==> flow/design.v <==
module S_AXI_LITE#(
		parameter integer S_AXI_LITE_SIZE = 5,
		parameter integer S_AXI_DATA_SIZE = 32 
		)(
		input S_AXI_ACLK,
		input S_AXI_ARESETN,
        input  [ 31 : 0] S_AXI_LITE_ARADDR,
        output S_AXI_LITE_ARREADY,
        input  S_AXI_LITE_ARVALID,
        output S_AXI_LITE_RVALID,
        input  S_AXI_LITE_RREADY,
        output [S_AXI_DATA_SIZE - 1: 0] S_AXI_LITE_RDATA,
        input  [ 31 : 0] S_AXI_LITE_AWADDR,
        output S_AXI_LITE_AWREADY,
        input  S_AXI_LITE_AWVALID,
        input  S_AXI_LITE_WVALID,
        output S_AXI_LITE_WREADY,
        input  [S_AXI_DATA_SIZE - 1: 0] S_AXI_LITE_WDATA,
        output S_AXI_LITE_BVALID,
        input S_AXI_LITE_BREADY
		);
		reg [S_AXI_DATA_SIZE - 1: 0] axi_reg0;
		reg [S_AXI_DATA_SIZE - 1: 0] axi_reg1;
		reg [S_AXI_DATA_SIZE - 1: 0] axi_reg2;
		reg [S_AXI_DATA_SIZE - 1: 0] axi_reg3;
		reg [S_AXI_DATA_SIZE - 1: 0] axi_reg4;
		reg [S_AXI_DATA_SIZE - 1: 0] axi_reg5;
        reg [ 31 : 0] axi_araddr ;
        reg [ 31 : 0] axi_awaddr ;
        reg [S_AXI_DATA_SIZE - 1: 0] axi_wdata;
        reg [S_AXI_DATA_SIZE - 1: 0] axi_rdata;
        reg awready;
        reg wready;
        reg awlatch;
        reg bvalid;
        reg axi_wen;
        reg axi_wack;
        reg arready;
        reg rvalid;
        reg axi_rvalid;
        assign S_AXI_LITE_AWREADY = awready;
        assign S_AXI_LITE_WREADY  = wready;
        assign S_AXI_LITE_BVALID = bvalid;
        assign S_AXI_LITE_ARREADY = arready;
        assign S_AXI_LITE_RVALID = axi_rvalid;
        assign S_AXI_LITE_RDATA = axi_rdata;
        always@(posedge S_AXI_ACLK)
          if(S_AXI_ARESETN == 'b0)
            bvalid <= 0;
          else if(S_AXI_LITE_BREADY && ~bvalid)
            bvalid <= 'b1;
          else
            bvalid <= 'b0;
        always@(posedge S_AXI_ACLK)
          if(S_AXI_ARESETN == 'b0)
            awready <= 'b0;
          else if(S_AXI_LITE_AWVALID && S_AXI_LITE_WVALID && ~awready)
            awready <= 'b1;
          else if(wready)
            awready <= 'b0;
          else
            awready <= awready;
        always@(posedge S_AXI_ACLK)
            if(S_AXI_ARESETN == 'b0)
                axi_awaddr <= 0;
            else if (awready)
                axi_awaddr <= S_AXI_LITE_AWADDR;
            else
                axi_awaddr <= axi_awaddr;
        always@(posedge S_AXI_ACLK)
          if(S_AXI_ARESETN == 'b0)
            wready <= 0;
          else if(S_AXI_LITE_WVALID && ~wready && awready)
            wready <= 'b1;
          else
            wready <= 'b0;
        always@(posedge S_AXI_ACLK)
          if(S_AXI_ARESETN == 'b0) begin
            axi_wdata <= 0;
            axi_wen <= 0;
          end else if(awready && wready) begin
            axi_wdata <= S_AXI_LITE_WDATA;
            axi_wen <= 'b1;
          end else if(axi_wen)
            axi_wen <= 'b0;
          else begin
            axi_wdata <= axi_wdata;
            axi_wen <= axi_wen;
          end
        always@(posedge S_AXI_ACLK)
          if(S_AXI_ARESETN == 'b0)begin
		    axi_reg0 <= 0;
		    axi_reg1 <= 0;
		    axi_reg2 <= 0;
		    axi_reg3 <= 0;
		    axi_reg4 <= 0;
		    axi_reg5 <= 0;
		  end else if (axi_awaddr[ S_AXI_LITE_SIZE - 1 :0] == 5'd0)begin
            if(axi_wen) begin
             axi_reg0<= axi_wdata;
             axi_wack <= 'b1;
            end else begin
             axi_reg0<= axi_reg0;
             axi_wack <= 'b0;
            end
		  end else if (axi_awaddr[ S_AXI_LITE_SIZE - 1 :0] == 5'd4)begin
            if(axi_wen) begin
             axi_reg1<= axi_wdata;
             axi_wack <= 'b1;
            end else begin
             axi_reg1<= axi_reg1;
             axi_wack <= 'b0;
            end
		  end else if (axi_awaddr[ S_AXI_LITE_SIZE - 1 :0] == 5'd8)begin
            if(axi_wen) begin
             axi_reg2<= axi_wdata;
             axi_wack <= 'b1;
            end else begin
             axi_reg2<= axi_reg2;
             axi_wack <= 'b0;
            end
		  end else if (axi_awaddr[ S_AXI_LITE_SIZE - 1 :0] == 5'd12)begin
            if(axi_wen) begin
             axi_reg3<= axi_wdata;
             axi_wack <= 'b1;
            end else begin
             axi_reg3<= axi_reg3;
             axi_wack <= 'b0;
            end
		  end else if (axi_awaddr[ S_AXI_LITE_SIZE - 1 :0] == 5'd16)begin
            if(axi_wen) begin
             axi_reg4<= axi_wdata;
             axi_wack <= 'b1;
            end else begin
             axi_reg4<= axi_reg4;
             axi_wack <= 'b0;
            end
		  end else if (axi_awaddr[ S_AXI_LITE_SIZE - 1 :0] == 5'd20)begin
            if(axi_wen) begin
             axi_reg5<= axi_wdata;
             axi_wack <= 'b1;
            end else begin
             axi_reg5<= axi_reg5;
             axi_wack <= 'b0;
            end
		  end
        always@(posedge  S_AXI_ACLK)
          if(S_AXI_ARESETN == 'b0)
            arready <= 'b0;
          else if(S_AXI_LITE_ARVALID && ~arready)
            arready <= 'b1;
          else
            arready <= 'b0;
        always@(posedge S_AXI_ACLK)
          if(S_AXI_ARESETN == 'b0)
            axi_araddr <= 0;
          else if(arready)
            axi_araddr <= S_AXI_LITE_ARADDR;
          else
            axi_araddr <= axi_araddr;
        always@(posedge  S_AXI_ACLK)
          if(S_AXI_ARESETN == 'b0)
            rvalid <= 'b0;
          else if(arready && S_AXI_LITE_RREADY && ~rvalid)
            rvalid <= 'b1;
          else
            rvalid <= 'b0;
        always@(posedge S_AXI_ACLK)
          if(S_AXI_ARESETN == 'b0)begin
            axi_rvalid <= 'b0;
            axi_rdata <= 'b0;
		  end else if(axi_araddr[ S_AXI_LITE_SIZE - 1 :0] == 5'd0)begin
            if(rvalid)begin
              axi_rdata <= axi_reg0;
              axi_rvalid <= 'b1;
            end else begin
              axi_rvalid <= 'b0;
              axi_rdata <= axi_rdata;
            end
		  end else if(axi_araddr[ S_AXI_LITE_SIZE - 1 :0] == 5'd4)begin
            if(rvalid)begin
              axi_rdata <= axi_reg1;
              axi_rvalid <= 'b1;
            end else begin
              axi_rvalid <= 'b0;
              axi_rdata <= axi_rdata;
            end
		  end else if(axi_araddr[ S_AXI_LITE_SIZE - 1 :0] == 5'd8)begin
            if(rvalid)begin
              axi_rdata <= axi_reg2;
              axi_rvalid <= 'b1;
            end else begin
              axi_rvalid <= 'b0;
              axi_rdata <= axi_rdata;
            end
		  end else if(axi_araddr[ S_AXI_LITE_SIZE - 1 :0] == 5'd12)begin
            if(rvalid)begin
              axi_rdata <= axi_reg3;
              axi_rvalid <= 'b1;
            end else begin
              axi_rvalid <= 'b0;
              axi_rdata <= axi_rdata;
            end
		  end else if(axi_araddr[ S_AXI_LITE_SIZE - 1 :0] == 5'd16)begin
            if(rvalid)begin
              axi_rdata <= axi_reg4;
              axi_rvalid <= 'b1;
            end else begin
              axi_rvalid <= 'b0;
              axi_rdata <= axi_rdata;
            end
		  end else if(axi_araddr[ S_AXI_LITE_SIZE - 1 :0] == 5'd20)begin
            if(rvalid)begin
              axi_rdata <= axi_reg5;
              axi_rvalid <= 'b1;
            end else begin
              axi_rvalid <= 'b0;
              axi_rdata <= axi_rdata;
            end
			end else begin
              axi_rvalid <= 'b0;
              axi_rdata <= axi_rdata;
            end
endmodule
======== From RTL to reports: S_AXI_LITE ========
Each step is given for the RTL above and for the edited RTL.
"before" refers to lines of the RTL above, "after" to lines of the edited file.
"change": "after" minus "before" as printed here. "relative change": 100 x difference / "before".
Library cell names are shortened.
Not given: --
inputs
  top module .............................. S_AXI_LITE
  clock ................................... S_AXI_ACLK
  standard-cell library ................... sky130hd
  library corner .......................... tt_025C_1v80

======== Edit of the RTL ========
The edit as a unified diff against the file above.
The edit is scripted: it alters the design's behaviour and was not made to optimise anything.
begin of diff
@@ -21,5 +21,5 @@
 		);
 		reg [S_AXI_DATA_SIZE - 1: 0] axi_reg0;
-		reg [S_AXI_DATA_SIZE - 1: 0] axi_reg1;
+		reg [S_AXI_DATA_SIZE - 2: 0] axi_reg1;
 		reg [S_AXI_DATA_SIZE - 1: 0] axi_reg2;
 		reg [S_AXI_DATA_SIZE - 1: 0] axi_reg3;
end of diff

======== Elaborated design ========
Source: Yosys, flattened and elaborated, memories not mapped. Widths are those after wreduce. Registers that Yosys merges into a memory's read port (data or address) are not register bits. Print and check cells do not count. Equal cells are merged and count once.
bit counts
  item                        before  after  change  relative change (%)
  input port bits             103     103    0       0.00
  output and inout port bits  37      37     0       0.00
  word-level cells            89      89     0       0.00
  register bits               273     272    -1      -0.37
operators by class
  item                              before  after  change  relative change (%)
  equal/unequal tests               16      16     0       0.00
  muxes and demuxes                 26      26     0       0.00
  reductions and logical operators  20      20     0       0.00
  bitwise logic cells               10      10     0       0.00
Unchanged operator kinds not shown: 17.

======== Logic depth ========
Depth = most cells in a row (Yosys ltp): at word level without a register or memory, in the mapped netlist without a sequential cell, where the memories' decode and read muxes count.
logic depth
  item                          before  after  change  relative change (%)
  word-level depth              7       7      0       0.00
  ABC_AREA                      0       0      --      --
  mapped depth                  7       7      0       0.00
  mapped depth without buffers  4       5      +1      +25.00

======== Mapped cells and area ========
Yosys stat after the flow's synthesis: flattened, memories mapped to cells. It holds for the ABC_AREA given above (unset counts as 0); a run with the other value may have another netlist.
mapped netlist
  item                      before    after     change  relative change (%)
  sequential area (um^2)    5,465.2   5,445.2   -20.0   -0.37
  chip area (Yosys) (um^2)  11,195.7  11,167.0  -28.7   -0.26
  buffers                   130       120       -10     -7.69
  cells in the netlist      1,391     1,363     -28     -2.01
  mapped flip-flops         273       272       -1      -0.37
cells by type
  cell type  before  after  change  relative change (%)
  o21ai_0    50      13     -37     -74.00
  nor2_1     46      15     -31     -67.39
  a211oi_1   31      3      -28     -90.32
  buf_2      35      8      -27     -77.14
  nand3_1    35      10     -25     -71.43
  inv_1      2       27     +25     +1,250.00
  mux2i_1    42      18     -24     -57.14
  and3_1     26      3      -23     -88.46
  clkbuf_1   82      104    +22     +26.83
  a21oi_1    226     246    +20     +8.85
  o32ai_1    21      1      -20     -95.24
  nand2b_1   0       19     +19     --
  o22ai_1    0       18     +18     --
  a22o_1     32      49     +17     +53.12
  a21boi_0   17      0      -17     -100.00
  or3_1      2       19     +17     +850.00
  a221o_1    0       17     +17     --
  nor2b_1    3       19     +16     +533.33
Unchanged cell types not shown: 4.
Not every row of either side is listed.

======== Timing after synthesis ========
OpenSTA on the mapped netlist: ideal clock, no wires. The path of least setup slack (recovery checks aside). Input and output delay are each 20% of the period. Register names are those of the netlist, which keeps one name where synthesis merged equal registers.
path post-synthesis
  item                                 before                    after                     change  relative change (%)
  kind                                 input to register         input to register         --      --
  from                                 input port S_AXI_ARESETN  input port S_AXI_ARESETN  --      --
  to                                   register axi_wdata[10]    register axi_rdata[6]     --      --
  setup time (ps)                      60                        79                        +19     --
  external input delay (ps)            800                       800                       0       0.00
  delay of the path (ps)               1,129                     1,172                     +43     +3.81
  path slack (ps)                      2,072                     2,028                     -44     --
  clock period (ps)                    4,000                     4,000                     0       0.00
  time at the first pin (ps)           800                       800                       0       0.00
  data arrival time (ps)               1,869                     1,893                     +24     +1.28
  stages                               5                         6                         +1      +20.00
  data required time (ps)              3,940                     3,921                     -19     -0.48
  path buffers                         2                         2                         0       0.00
  period reached after synthesis (ps)  1,928                     1,972                     +44     +2.28
"delay of the path" = arrival - input delay + setup time.
"stages": output pins that drive a net of the path, with the launching flip-flop's if there is one; two outputs of one cell count as two.
"period reached after synthesis" is the clock period less the worst setup slack; recovery checks do not enter. This is arithmetic on one report: input and output delays are still those of the set period (20% each).
At most two assigning lines are given for a register; there are more.
on the way, post-synthesis, before
  path through ............................ clkbuf_1 inv_2 a21oi_1 clkbuf_1 a22o_1
ends and longest elaborated chain, post-synthesis, before
  item         line  RTL
  from (decl)  6     input S_AXI_ARESETN,
  to (assign)  79    axi_wdata <= 0;
  to (assign)  87    axi_wdata <= axi_wdata;
  to (decl)    30    reg [S_AXI_DATA_SIZE - 1: 0] axi_wdata;
before: Chain of elaborated cells between the ends: none given.
on the way, post-synthesis, after
  path through ............................ clkbuf_1 nand3_1 inv_2 buf_2 o221ai_1 a22oi_1
ends and longest elaborated chain, post-synthesis, after
  item         line  RTL
  from (decl)  6     input S_AXI_ARESETN,
  to (assign)  174   axi_rdata <= axi_reg0;
  to (assign)  178   axi_rdata <= axi_rdata;
  to (decl)    31    reg [S_AXI_DATA_SIZE - 1: 0] axi_rdata;
after: Chain of elaborated cells between the ends: none given.

======== Path in the finished layout ========
Path of least setup slack in the final report of the runs of set A (OpenROAD, finished layout, wires in). Where an end is a register, its clock arrival counts in the times.
The report prints the path's times to 10 ps; the period is as set.
path after layout
  item                        before                          after                   change  relative change (%)
  kind                        register to output              register to register    --      --
  from                        register awready                register axi_araddr[3]  --      --
  to                          output port S_AXI_LITE_AWREADY  register axi_rdata[9]   --      --
  output delay (ps)           800                             --                      --      --
  path slack (ps)             1,400                           1,370                   -30     --
  data arrival time (ps)      1,800                           3,090                   +1,290  +71.67
  path buffers                1                               0                       -1      -100.00
  clock period (ps)           4,000                           4,000                   0       0.00
  setup time (ps)             --                              90                      --      --
  data required time (ps)     3,200                           4,450                   +1,250  +39.06
  stages                      2                               5                       +3      +150.00
  time at the first pin (ps)  540                             550                     +10     +1.85
The rows between start and end are the longest chain of elaborated cells between them; the timing report does not say that the signal goes this way. Where chains are equally long, one stands for them.
A line is the first line of the expression or statement that the cell stems from. Yosys adds cells for indexed reads and writes and turns some case tables into memories.
At most two assigning lines are given for a register; there are more.
on the way, after layout, before
  path through ............................ dfxtp_1 clkdlybuf4s50_1
  cells in the longest elaborated chain ... 0
  elaborated cells on any way between the ends .. 0
  source lines of those cells ............. 0
ends and longest elaborated chain, after layout, before
  item           line  RTL
  from (decl)    32    reg awready;
  from (assign)  56    awready <= 'b0;
  from (assign)  62    awready <= awready;
  to (decl)      14    output S_AXI_LITE_AWREADY,
on the way, after layout, after
  path through ............................ dfxtp_2 or4b_1 nor2_4 o32ai_1 a221oi_2
  cells in the longest elaborated chain ... 7
  elaborated cells on any way between the ends .. 20
  source lines of those cells ............. 6
  those cells by class .................... eq/ne: 11; mux: 6; reduce/logical: 3
ends and longest elaborated chain, after layout, after
  item                 line  RTL
  from (assign)        156   axi_araddr <= 0;
  from (assign)        160   axi_araddr <= axi_araddr;
  equality test 5 bit  212   end else if(axi_araddr[ S_AXI_LITE_SIZE - 1 :0] == 5'd20)begin
  two-way mux 32 bit   212
  two-way mux 32 bit   204   end else if(axi_araddr[ S_AXI_LITE_SIZE - 1 :0] == 5'd16)begin
  two-way mux 32 bit   196   end else if(axi_araddr[ S_AXI_LITE_SIZE - 1 :0] == 5'd12)begin
  two-way mux 32 bit   188   end else if(axi_araddr[ S_AXI_LITE_SIZE - 1 :0] == 5'd8)begin
  two-way mux 32 bit   180   end else if(axi_araddr[ S_AXI_LITE_SIZE - 1 :0] == 5'd4)begin
  two-way mux 32 bit   172   end else if(axi_araddr[ S_AXI_LITE_SIZE - 1 :0] == 5'd0)begin
  to (assign)          174   axi_rdata <= axi_reg0;
  to (assign)          178   axi_rdata <= axi_rdata;
  to (decl)            31    reg [S_AXI_DATA_SIZE - 1: 0] axi_rdata;

======== Flow runs ========
Runs of the flow (Yosys, OpenROAD) on both versions; the two runs of a pair have the same settings. The constraints put input and output delay at 20% of the set period each and load the outputs with 0.01 pF.
flow settings, set A
  CORE_UTILIZATION ........................ 40
  period_ns ............................... 4.0
  CAP_MARGIN .............................. 20
  CORE_MARGIN ............................. 2
  SLEW_MARGIN ............................. 20
final reports, set A
  item                                    before    after     change     relative change (%)
  final design utilization                0.475     0.479     +0.004     --
  area of the synthesized netlist (um^2)  11,195.7  11,167.0  -28.7      -0.26
  setup slack of the worst path (ps)      1,404     1,367     -37        --
  standard-cell area after layout (um^2)  13,167.6  13,222.7  +55.1      +0.42
  die size (um^2)                         29,343.7  29,270.1  -73.6      -0.25
  period achieved (ps)                    2,596     2,633     +37        +1.43
  summed negative setup slack (ps)        0         0         0          --
  worst hold slack after layout (ps)      420       429       +9         --
  total power of the final layout (W)     0.005863  0.005741  -0.000122  -2.08
flow settings, set B
  CAP_MARGIN .............................. 35
  CELL_PAD_IN_SITES_GLOBAL_PLACEMENT ...... 0
  CORE_ASPECT_RATIO ....................... 1.31
  CORE_MARGIN ............................. 9
  CORE_UTILIZATION ........................ 34
  CTS_CLUSTER_DIAMETER .................... 32
  MAX_ROUTING_LAYER ....................... met4
  PLACE_DENSITY ........................... 0.42
  TNS_END_PERCENT ......................... 70
  period_ns ............................... 2.48
  SLEW_MARGIN ............................. 20
final reports, set B
  item                                    before    after     change     relative change (%)
  final design utilization                0.442     0.456     +0.014     --
  area of the synthesized netlist (um^2)  11,195.7  11,167.0  -28.7      -0.26
  setup slack of the worst path (ps)      379       348       -31        --
  standard-cell area after layout (um^2)  14,279.9  14,684.1  +404.2     +2.83
  die size (um^2)                         39,845.3  39,751.4  -93.9      -0.24
  period achieved (ps)                    2,101     2,132     +31        +1.48
  summed negative setup slack (ps)        0         0         0          --
  worst hold slack after layout (ps)      267       331       +64        --
  total power of the final layout (W)     0.012201  0.013216  +0.001015  +8.32
"period achieved": clock period set for the run, less the worst setup slack. It is reckoned from that one timing run; input and output delays stay at 20% of the period that was set.
"total power of the final layout" rests on the timing tool's default activity at the inputs, not on a simulated workload.
